==> flow/design.v <==
module s_mem(input logic [7:0] address, input logic clock, input logic [7:0] data,
             input logic wren, output logic [7:0] q);
    logic [7:0] mem [0:255];
    always_ff @(posedge clock) begin
        if (wren) begin
            mem[address] <= data;
            q <= data;
        end
        else q <= mem[address];
    end
endmodule
module init(input logic clk, input logic rst_n,
            input logic en, output logic rdy,
            output logic [7:0] addr, output logic [7:0] wrdata, output logic wren);
    logic high;
    logic [7:0] i;
    enum {WAIT,EXEC,DONE} state;
    always_ff @(posedge clk)begin
        if(rst_n == 0) begin
            state <= WAIT;
            high <= 0;
        end
        else unique case(state)
            WAIT:begin
                i <= 0;
                if(en) high <= 1;
                if(!en&& high)begin 
                    high <= 0;
                    state <= EXEC;
                end
            end
            EXEC:begin
                if(i<=255) begin
                    if(addr<255) state<= EXEC;
                    else state <= DONE;
                    i <= i+1;
                end
            end
            DONE:begin
                state <= WAIT;
                i<=0;
            end
        endcase 
    end
    always_comb begin
        wrdata = 0;
        addr = 0;
        rdy = 1;
        wren = 0;
        case(state)
            WAIT: begin
                wrdata = 0;
                addr = 0;
                if(!en&& high) rdy = 0;
                else rdy = 1;
                wren = 0;
            end
            EXEC:begin
                wrdata = i;
                addr = i;
                rdy = 0;
                if(en == 0)
                    wren = 1;
                else wren = 0;
            end
            DONE: begin
                wrdata = 0;
                addr = 0;
                rdy = 0;
                wren = 0;
            end
        endcase
    end
endmodule
module ksa(input logic clk, input logic rst_n,
           input logic en, output logic rdy,
           input logic [23:0] key,
           output logic [7:0] addr, input logic [7:0] rddata, output logic [7:0] wrdata, output logic wren);
    logic high;
    logic [7:0] i,j,si,sj,key0,key1,key2,temp_si;
    logic [3:0] what;
    enum {WAIT,RDSi,RDSj,WRSi,WRSj} state;
    always_ff @(posedge clk)begin
        if(rst_n == 0) begin
            state <= WAIT;
            high <= 0;
        end
        else unique case(state)
            WAIT:begin
                i <= 0;
                j <= 0;
                si <=0;
                sj <=0;
                if(en) high <= 1;
                if(!en && high)begin 
                    high <= 0;
                    state <= RDSi;
                end
            end
            RDSi:begin
                state <= RDSj;
            end
            RDSj:begin
                si <= rddata;
                case (i % 3)
                    0: j <= (j + temp_si + key[23:16]) % 256;  
                    1: j <= (j + temp_si + key[15:8]) % 256;   
                    2: j <= (j + temp_si + key[7:0]) % 256;   
                endcase
                state <= WRSj;
            end
            WRSj:begin 
                sj<=rddata;
                state <= WRSi;
            end
            WRSi:begin
                if(i<255) begin
                    state <= RDSi;
                    i <= i+1;
                end
                else state <= WAIT;
            end
        endcase 
    end
    always_comb begin
        temp_si = 0;
        wrdata = 0;
        addr = 0;
        rdy = 0;
        wren = 0;
        case(state)
            WAIT:begin
                wrdata = 0;
                addr = 0;
                rdy = 1;
                wren = 0;
            end
            RDSi:begin
                wrdata = 0;
                addr = i;
                rdy = 0;
                wren = 0;
            end
            RDSj:begin
                temp_si =rddata;
                wrdata = 0;
                case (i % 3)
                    0: addr = (j + temp_si + key[23:16]) % 256;  
                    1: addr = (j + temp_si + key[15:8]) % 256;   
                    2: addr = (j + temp_si + key[7:0]) % 256;   
                endcase
                rdy = 0;
                wren = 0;
            end
            WRSj:begin
                wrdata = si;
                addr = j;
                rdy = 0;
                wren = 1;
            end
            WRSi:begin
                wrdata = sj;
                addr = i;
                rdy = 0;
                wren = 1;
            end
        endcase
    end
endmodule
module prga(input logic clk, input logic rst_n,
            input logic en, output logic rdy,
            input logic [23:0] key,
            output logic [7:0] s_addr, input logic [7:0] s_rddata, output logic [7:0] s_wrdata, output logic s_wren,
            output logic [7:0] ct_addr, input logic [7:0] ct_rddata,
            output logic [7:0] pt_addr, input logic [7:0] pt_rddata, output logic [7:0] pt_wrdata, output logic pt_wren);
    logic high;
    logic [7:0] pad [255:0];
    logic [7:0] i,j,k,si,sj,msg_len,ctk,temp_si;
    logic [3:0] what;
    enum {WAIT,RDSi,RDSj,WRSi,WRSj,SETj,GETSj,MSG_LEN,GET_LEN,PADk,RDPADk, 
    PT_LEN,RDCTk, GETCTk, WRPTk} state;
    always_ff @(posedge clk)begin
        if(rst_n == 0) begin
            state <= WAIT;
            high <= 0;
        end
        else unique case(state)
            WAIT:begin
                i <= 0;
                j <= 0;
                k <= 1;
                si <=0;
                sj <=0;
                pad[i] <= 8'h0;
                if(en) high <= 1;
                if(!en && high)begin 
                    high <= 0;
                    state <= MSG_LEN;
                end
            end
            MSG_LEN:begin
                state <= GET_LEN;
            end
            GET_LEN:begin
                msg_len <= ct_rddata;
                state <=RDSi;
            end
            RDSi:begin
                if(msg_len != 0) begin 
                    i <= (i+1) % 256;
                end
                state <=SETj;
            end
            SETj:begin
                si <= s_rddata;
                j <= (j + temp_si) % 256; 
                state <= RDSj;
            end
            RDSj:begin
                state <= GETSj;
            end
            GETSj:begin
                sj<=s_rddata;
                state <= WRSj;
            end
            WRSj:begin 
                state <= WRSi;
            end
            WRSi:begin
                state <= RDPADk;
            end
            RDPADk:begin
                state <= PADk;
            end
            PADk:begin
                pad[k] <= s_rddata;
                if(k<msg_len) begin
                    state <= RDSi;
                    k <= k + 1;
                end
                else begin
                    state <= PT_LEN;
                    k<=1;
                end
            end
            PT_LEN:begin
               if(msg_len == 0) state <= WAIT;
               else state <= RDCTk;
            end
            RDCTk:begin
                state <= GETCTk;
            end
            GETCTk:begin
                ctk <= ct_rddata;
                state <= WRPTk;
            end
            WRPTk:begin
                if(k<msg_len) begin
                    state <= RDCTk;
                    k <= k + 1;
                end
                else state <= WAIT;
            end
        endcase 
    end
    always_comb begin
        s_wrdata = 8'b0;
        s_addr = 8'b0;
        s_wren = 1'b0;
        ct_addr = 8'b0;
        pt_wrdata = 8'b0;
        pt_addr = 8'b0;
        pt_wren = 1'b0;
        rdy = 1'b0;
        temp_si = 0;
        case(state)
            WAIT:begin
                s_wrdata = 0;
                s_addr = 0;
                rdy = 1;
                s_wren = 0;
            end
            MSG_LEN:begin
                ct_addr = i;
                rdy = 0;
            end
            GET_LEN:begin
                ct_addr = i;
                rdy = 0;
            end
            RDSi:begin
                s_wrdata = 0;
                s_addr = (i+1) % 256;
                rdy = 0;
                s_wren = 0;
            end
            SETj:begin
                temp_si = s_rddata;
                s_wrdata = 0;
                s_addr = i;
                rdy = 0;
                s_wren = 0;
            end
            RDSj:begin
                s_wrdata = 0;
                s_addr = j;
                rdy = 0;
                s_wren = 0;
            end
            GETSj:begin
                s_wrdata = 0;
                s_addr = j;
                rdy = 0;
                s_wren = 0;
            end
            WRSj:begin
                s_wrdata = si;
                s_addr = j;
                rdy = 0;
                s_wren = 1;
            end
            WRSi:begin
                s_wrdata = sj;
                s_addr = i;
                rdy = 0;
                s_wren = 1;
            end
            RDPADk:begin
                s_wrdata = 0;
                s_addr = (sj+si) % 256;
                rdy = 0;
                s_wren = 0;
            end
            PADk:begin
                s_wrdata = 0;
                s_addr = (sj+si) % 256;
                rdy = 0;
                s_wren = 0;
            end
            PT_LEN:begin
                pt_wrdata = msg_len;
                pt_addr = 0;
                rdy = 0;
                pt_wren = 1;
            end
            RDCTk:begin
                ct_addr = k;
                rdy = 0;
            end
            GETCTk:begin
                ct_addr = k;
                rdy = 0;
            end
            WRPTk:begin
                pt_wrdata = pad[k] ^ ctk; 
                pt_addr = k;
                rdy = 0;
                pt_wren = 1;
            end
        endcase
    end
endmodule
module arc4(input logic clk, input logic rst_n,
            input logic en, output logic rdy,
            input logic [23:0] key,
            output logic [7:0] ct_addr, input logic [7:0] ct_rddata,
            output logic [7:0] pt_addr, input logic [7:0] pt_rddata, output logic [7:0] pt_wrdata, output logic pt_wren);
    logic[7:0] ADDR,WRDATA,Q,ksaADDR,ksaWRDATA,initADDR,initWRDATA,
    prgaADDR,prgaWRDATA;
    logic WREN,ksaWREN,initWREN,initEN,ksaEN,ksaRDY,initRDY,
    prgaEN,prgaRDY,prgaWREN;
    logic high,startflag,initflag,ksaflag,prgaflag;
    enum {WAIT,EXEC,DONE} state;
    always_ff @(posedge clk)begin
        if(rst_n == 0) begin
            state <= WAIT;
            high <= 0; startflag <= 0; initflag <= 0; ksaflag <= 0; prgaflag <= 0;
            initEN <= 0; ksaEN <= 0; prgaEN <= 0;
        end
        else unique case(state)
            WAIT:begin
                if(en) high <= 1;
                if(!en&& high)begin 
                    high <= 0;
                    state <= EXEC;
                    startflag<=1;
                end
            end
            EXEC:begin
                if(startflag) begin 
                    initEN <= 1;
                    startflag <=0;
                end                   
                else initEN <= 0;
                if(!initRDY) initflag <= 1;
                if(initflag && initRDY) begin 
                    initflag <= 0;
                    ksaEN <=1;
                end
                else ksaEN <= 0;
                if(!ksaRDY) ksaflag <= 1;
                if(ksaflag && ksaRDY) begin 
                    ksaflag <= 0;
                    prgaEN <=1;
                end
                else prgaEN <= 0;
                if(!prgaRDY) prgaflag <= 1;
                if(prgaflag && prgaRDY) begin 
                    prgaflag <= 0;
                    state <= WAIT;
                end
                else state <= EXEC;
            end
        endcase 
    end
    always_comb begin
        case(state)
            WAIT: rdy = 1;
            EXEC: rdy = 0;
            default: rdy = 1;
        endcase
    end
    assign WREN = (initRDY & ksaRDY) ? prgaWREN:(initRDY ? ksaWREN : initWREN);
    assign ADDR = (initRDY & ksaRDY) ? prgaADDR:(initRDY ? ksaADDR : initADDR);
    assign WRDATA = (initRDY & ksaRDY) ? prgaWRDATA:(initRDY ? ksaWRDATA : initWRDATA);
    s_mem s(.address(ADDR), .clock(clk), .data(WRDATA), .wren(WREN), .q(Q));
    init i(.clk(clk), .rst_n(rst_n), .en(initEN), .rdy(initRDY),
        .addr(initADDR),.wrdata(initWRDATA),.wren(initWREN));
    ksa k(.clk(clk),.rst_n(rst_n),
        .en(ksaEN), .rdy(ksaRDY),
        .key(key), .addr(ksaADDR), .rddata(Q), .wrdata(ksaWRDATA), .wren(ksaWREN));
    prga p(.clk(clk), .rst_n(rst_n), .en(prgaEN), .rdy(prgaRDY),.key(key),.s_addr(prgaADDR),.s_rddata(Q),
    .s_wrdata(prgaWRDATA),.s_wren(prgaWREN),.ct_addr(ct_addr), .ct_rddata(ct_rddata), .pt_addr(pt_addr), .pt_rddata(pt_rddata), 
    .pt_wrdata(pt_wrdata), .pt_wren(pt_wren));
endmodule
=== From RTL to reports: arc4 ===
The steps from the RTL of arc4 to its reports follow in flow order.
Lines are those of the file above, counted from 1.
Operators: Yosys type, input widths -> output width; for muxes data width and select width s.
Library cell names are shortened.
A cell with -- has no value.

* Top: arc4
* Clock port: clk
* Standard-cell library: sky130hd
* Timing corner: tt_025C_1v80

=== Word level ===
Source: Yosys, flattened and elaborated, memories not mapped. Widths are those after wreduce. Print and check cells do not count. Equal cells are merged and count once.
Memory sizes are those after Yosys's memory passes, which may raise the word count (mostly to a power of two), join words into wider ones and drop unused or constant bits.

* Register bits: 235
* RAM bits: 4096
* Word width x clocked read ports: 16
* Memories kept: 2
* Bits of input ports: 43
* Output and inout bits: 26
* Word-level cells: 249

{| class="wikitable"
|+ Memories
! memory !! words !! width !! rd ports !! wr ports !! line !! source
|-
| p.pad || 256 || 8 || 1 || 1 || 177 || <nowiki>logic [7:0] pad [255:0];</nowiki>
|-
| s.mem || 256 || 8 || 1 || 1 || 3 || <nowiki>logic [7:0] mem [0:255];</nowiki>
|}

* $add $sub $neg: 14
* Div/mod/pow operators: 1
* Magnitude comparators: 4
* Eq/ne operators: 35
* Mux-type cells: 94
* Bitwise operators: 2
* Reduce/logical cells: 70

{| class="wikitable"
|+ Operators with widths
! kind !! count
|-
| $pmux 32 s15 || 1
|-
| $eq 32x4->1 const B || 7
|-
| $pmux 8 s2 || 13
|-
| $eq 32x2->1 const B || 6
|-
| $mux 8 || 24
|-
| $eq 32x1->1 const B || 5
|-
| $eq 32x3->1 const B || 5
|-
| $logic_not 32->1 || 5
|-
| $pmux 32 s5 || 1
|-
| $mux 32 || 5
|-
| $pmux 32 s3 || 1
|-
| $pmux 8 s3 || 4
|-
| $add 8x8->8 || 10
|-
| $mod 8x2->32 const B || 1
|-
| $pmux 32 s2 || 1
|-
| $mux 1 || 35
|-
| $reduce_and 2->1 || 16
|-
| $add 8x1->8 const B || 4
|-
| $pmux 8 s4 || 1
|-
| $reduce_or 14->1 || 2
|-
| $reduce_bool 2->1 || 12
|-
| $reduce_or 2->1 || 10
|-
| $reduce_and 3->1 || 6
|-
| $lt 8x8->1 const B || 2
|-
| $reduce_bool 15->1 || 1
|-
| $ne 2x1->1 const B || 7
|-
| $mux 4 || 3
|-
| $ne 2x2->1 const B || 4
|}

Other operator kinds: 15; their cells: 28.

=== Depth ===
Longest topological path by Yosys (ltp), each cell counted once; first at word level (registers and memories cut), then after technology mapping (sequential cells cut; the memories' decode and read muxes count).

* Depth in word-level cells: 7
* ABC_AREA: 0
* Gate-level depth with buffers: 40
* Mapped depth without buffers: 35

=== Mapped cells and area ===
Yosys stat after the flow's synthesis: flattened, memories mapped to cells. It holds for the ABC_AREA given above (unset counts as 0); a run with the other value may have another netlist.
The area totals of this step are shown rounded.

* Cell count: 7595
* Cell area after synthesis: 169000 um2
* Flip-flop cells: 4244
* Buffer cells: 475

{| class="wikitable"
|+ Cells by type
! type !! count !! area in all (um2)
|-
| edfxtp_1 || 4192 || 1.26E+05
|-
| mux4_2 || 1356 || 3.05E+04
|-
| nor2_1 || 319 || 1.2E+03
|-
| nor3_1 || 231 || 1.16E+03
|-
| clkbuf_1 || 289 || 1084.79
|-
| dfxtp_1 || 52 || 1.04E+03
|-
| ha_1 || 58 || 725.696
|-
| and2_1 || 99 || 619.344
|-
| nand2_1 || 156 || 585.562
|-
| buf_1 || 121 || 454.186
|-
| xnor2_1 || 47 || 411.645
|-
| a21oi_1 || 55 || 275.264
|-
| nor4_1 || 39 || 243.984
|-
| o21ai_0 || 44 || 220.211
|-
| xor2_1 || 25 || 218.96
|-
| nand2b_1 || 32 || 200.192
|-
| a21o_1 || 26 || 195.187
|-
| a22oi_1 || 26 || 195.187
|}

Other cell types: 74; their cells: 428.
The figures by module come from a second, unflattened synthesis with its own total; it is not the netlist above.

* Cell total of the unflattened synthesis: 8622
* Area (unflattened synthesis): 169000 um2

Rows give one instance, submodules left out.

{| class="wikitable"
|+ By module
! module !! times used !! cells !! area (um2) !! seq. area (um2)
|-
| prga || 1 || 4279 || 84400 || 63700
|-
| s_mem || 1 || 3733 || 79600 || 61700
|-
| ksa || 1 || 443 || 4080 || 1080
|-
| arc4 || 1 || 96 || 726 || 200
|-
| init || 1 || 71 || 692 || 320
|}

=== Path before layout ===
Path of least setup slack by OpenSTA after synthesis, without wires, with an ideal clock, recovery checks aside; 20% of the period is set as input and as output delay. Where synthesis merged equal registers, the netlist keeps one of their names.

* Path kind: register -> register
* Start point: reg i.state
* End point: mem s.mem[0][3]
* Clock period: 12.0 ns
* Setup time: 1.630 ns
* Data arrival time: 8.481 ns
* Setup slack: 1.889 ns
* Path delay: 10.111 ns
* Stages on the path: 7
* Path buffers: 2
* Synthesis period reached: 10.111 ns

"path delay" is the arrival time less input delay plus setup time.
"stages on the path": output pins that drive a net of the path, with the launching flip-flop's if there is one; two outputs of one cell count as two.
"synthesis period reached" = period - worst setup slack (recovery checks aside). The figure is calculated, with input and output delays left at 20% of the set period.
Where an end lacks its bit number, it is one bit of the signal, or one of the new flip-flops if synthesis recoded a state register.
A register here has more assigning lines than the two given.

* Cell sequence: dfxtp_1 > or2_2 > clkbuf_1 > o21ai_1 > and2_1 > clkbuf_1 > a22oi_1

{| class="wikitable"
|+ Ends and longest elaborated chain, post-synthesis
! what !! line !! source
|-
| from (decl) || 17 || <nowiki>enum {WAIT,EXEC,DONE} state;</nowiki>
|-
| from (assign) || 20 || <nowiki>state <= WAIT;</nowiki>
|-
| from (assign) || 29 || <nowiki>state <= EXEC;</nowiki>
|-
| to (decl) || 3 || <nowiki>logic [7:0] mem [0:255];</nowiki>
|}

Chain of elaborated cells between the ends: none given.

=== Worst path after layout ===
Path of least setup slack in the final report of flow run 1 (OpenROAD, finished layout, wires in). Where an end is a register, its clock arrival counts in the times.

* Path kind: register -> register
* Start point: reg k.i[7]
* End point: mem s.mem[243][0]
* Clock period: 9.71 ns
* Setup time: 0.38 ns
* Data arrival time: 9.77 ns
* Setup slack: 0.46 ns
* Stages on the path: 33
* Path buffers: 2

Between the ends stands the longest chain of elaborated cells between them, by number of cells; it is not shown to be the way that was timed. Of several equally long chains one is given.
Each line given opens the expression or statement behind the cell; cells for indexed reads and writes are added by Yosys, which also makes memories of some case tables.

* Cell sequence: edfxtp_1 > ha_2 > or4bb_1 > o211ai_2 > a21oi_1 > a32o_1 > a21oi_1 > inv_1 > ha_1 > a211oi_2 > mux2_1 > o311ai_1 > xnor2_1 > inv_2 > ha_1 > nor3_1 > o211ai_1 > o21ai_1 > o2111ai_2 > mux2_2 > nor3_1 > buf_4 > a22oi_1 > nand2_1 > ha_1 > fa_1 > inv_1 > a221oi_1 > a21o_1 > nor2b_1 > nand2_1 > buf_4 > nor3_1
* Cells in the longest elaborated chain: 7
* Elaborated cells between the ends (all ways): 9
* Those cells by class: 1 x div; 2 x eq/ne; 5 x mux; 1 x reduce/logical

{| class="wikitable"
|+ Ends and longest elaborated chain, post-layout
! what !! line !! source
|-
| from (decl) || 80 || <nowiki>logic [7:0] i,j,si,sj,key0,key1,key2,temp_si;</nowiki>
|-
| from (assign) || 90 || <nowiki>i <= 0;</nowiki>
|-
| from (assign) || 119 || <nowiki>i <= i+1;</nowiki>
|-
| $mod 8x2->32 || 147 || <nowiki>case (i % 3)</nowiki>
|-
| $eq 32x2->1 || 147 ||
|-
| $pmux 8 s3 || 147 ||
|-
| $pmux 8 s3 || 131 || <nowiki>case(state)</nowiki>
|-
| $mux 8 x2 || 424 || <nowiki>assign ADDR = (initRDY & ksaRDY) ? prgaADDR:(initRDY ? ksaADDR : initADDR);</nowiki>
|-
| $mux 8 || 5 || <nowiki>if (wren) begin</nowiki>
|-
| to (decl) || 3 || <nowiki>logic [7:0] mem [0:255];</nowiki>
|}

Some nets on the timed path still bear RTL names; the line given drives or declares the net.

{| class="wikitable"
|+ Nets with RTL names, path post-layout
! signal !! line
|-
| ADDR[1] || 424
|}

Appendix: measured runs

arc4 through Yosys and OpenROAD on sky130hd: 3 stored runs, unordered, with their settings and measured results. The constraints put input and output delay at 20% of the set period each and load the outputs with 0.01 pF.
"achieved clock period" is the run's clock period less its worst setup slack. It is reckoned from that one timing run; input and output delays stay at 20% of the period that was set.
"power": no workload was simulated; the value follows from the tool's default switching activity.
Results are given in rounded form.

Flow run 1
==> flow/run.sh <==
#!/bin/bash
# the make line also repeats the synthesis and layout settings of config.mk as NAME=value (left out here)
make -C /OpenROAD-flow-scripts/flow DESIGN_CONFIG=/design/flow/config.mk WORK_HOME=/design/flow/orfs CLKGATE_MAP_FILE= finish
==> flow/config.mk <==
export PLATFORM = sky130hd
export DESIGN_NAME = arc4
export DESIGN_NICKNAME = arc4
export VERILOG_FILES = /design/flow/design.v
export SDC_FILE = /design/flow/constraint.sdc
export NUM_CORES = 4
export LEC_CHECK = 0
export CAP_MARGIN = 0
export CORE_MARGIN = 8
export CORE_UTILIZATION = 56
export CTS_CLUSTER_SIZE = 47
export PLACE_DENSITY_LB_ADDON = 0.03
export SLEW_MARGIN = 20
export TNS_END_PERCENT = 40
==> flow/constraint.sdc <==
create_clock -name core_clock -period 9.71 [get_ports {clk}]
set_input_delay 1.9420 -clock core_clock [delete_from_list [all_inputs] [get_ports {clk}]]
set_output_delay 1.9420 -clock core_clock [all_outputs]
set_load 0.01 [all_outputs]

==> results of flow run 1 <==
chip area after synthesis (Yosys): 169000 um2
die area: 319000 um2
standard-cell area of the final layout: 191000 um2
worst setup slack after layout: 0.461 ns
power: 36.6 mW
achieved clock period: 9.249 ns

Flow run 2
==> flow/run.sh <==
#!/bin/bash
# the make line also repeats the synthesis and layout settings of config.mk as NAME=value (left out here)
make -C /OpenROAD-flow-scripts/flow DESIGN_CONFIG=/design/flow/config.mk WORK_HOME=/design/flow/orfs CLKGATE_MAP_FILE= finish
==> flow/config.mk <==
export PLATFORM = sky130hd
export DESIGN_NAME = arc4
export DESIGN_NICKNAME = arc4
export VERILOG_FILES = /design/flow/design.v
export SDC_FILE = /design/flow/constraint.sdc
export NUM_CORES = 4
export LEC_CHECK = 0
export ABC_AREA = 1
export CAP_MARGIN = 20
export CELL_PAD_IN_SITES_DETAIL_PLACEMENT = 1
export CELL_PAD_IN_SITES_GLOBAL_PLACEMENT = 3
export CORE_ASPECT_RATIO = 1.47
export CORE_MARGIN = 2
export CORE_UTILIZATION = 26
export CTS_CLUSTER_DIAMETER = 370
export GPL_ROUTABILITY_DRIVEN = 0
export GPL_TIMING_DRIVEN = 0
export HOLD_SLACK_MARGIN = 0.08
export MAX_ROUTING_LAYER = met5
export MIN_ROUTING_LAYER = met1
export PLACE_DENSITY_LB_ADDON = 0.25
export SLEW_MARGIN = 40
export TNS_END_PERCENT = 40
==> flow/constraint.sdc <==
create_clock -name core_clock -period 7.63 [get_ports {clk}]
set_input_delay 1.5260 -clock core_clock [delete_from_list [all_inputs] [get_ports {clk}]]
set_output_delay 1.5260 -clock core_clock [all_outputs]
set_load 0.01 [all_outputs]

==> results of flow run 2 <==
chip area after synthesis (Yosys): 172000 um2
die area: 668000 um2
standard-cell area of the final layout: 231000 um2
worst setup slack after layout: -0.711 ns
power: 53.2 mW
achieved clock period: 8.341 ns

Flow run 3
==> flow/run.sh <==
#!/bin/bash
# the make line also repeats the synthesis and layout settings of config.mk as NAME=value (left out here)
make -C /OpenROAD-flow-scripts/flow DESIGN_CONFIG=/design/flow/config.mk WORK_HOME=/design/flow/orfs CLKGATE_MAP_FILE= finish
==> flow/config.mk <==
export PLATFORM = sky130hd
export DESIGN_NAME = arc4
export DESIGN_NICKNAME = arc4
export VERILOG_FILES = /design/flow/design.v
export SDC_FILE = /design/flow/constraint.sdc
export NUM_CORES = 4
export LEC_CHECK = 0
export ABC_AREA = 1
export CAP_MARGIN = 20
export CELL_PAD_IN_SITES_DETAIL_PLACEMENT = 1
export CELL_PAD_IN_SITES_GLOBAL_PLACEMENT = 3
export CORE_ASPECT_RATIO = 0.67
export CORE_MARGIN = 4
export CORE_UTILIZATION = 26
export CTS_CLUSTER_DIAMETER = 370
export GPL_ROUTABILITY_DRIVEN = 0
export GPL_TIMING_DRIVEN = 0
export HOLD_SLACK_MARGIN = 0.08
export MAX_ROUTING_LAYER = met5
export MIN_ROUTING_LAYER = met1
export PLACE_DENSITY_LB_ADDON = 0.25
export SLEW_MARGIN = 40
export TNS_END_PERCENT = 40
==> flow/constraint.sdc <==
create_clock -name core_clock -period 7.63 [get_ports {clk}]
set_input_delay 1.5260 -clock core_clock [delete_from_list [all_inputs] [get_ports {clk}]]
set_output_delay 1.5260 -clock core_clock [all_outputs]
set_load 0.01 [all_outputs]

==> results of flow run 3 <==
chip area after synthesis (Yosys): 172000 um2
die area: 674000 um2
standard-cell area of the final layout: 230000 um2
worst setup slack after layout: -0.311 ns
power: 53.7 mW
achieved clock period: 7.941 ns
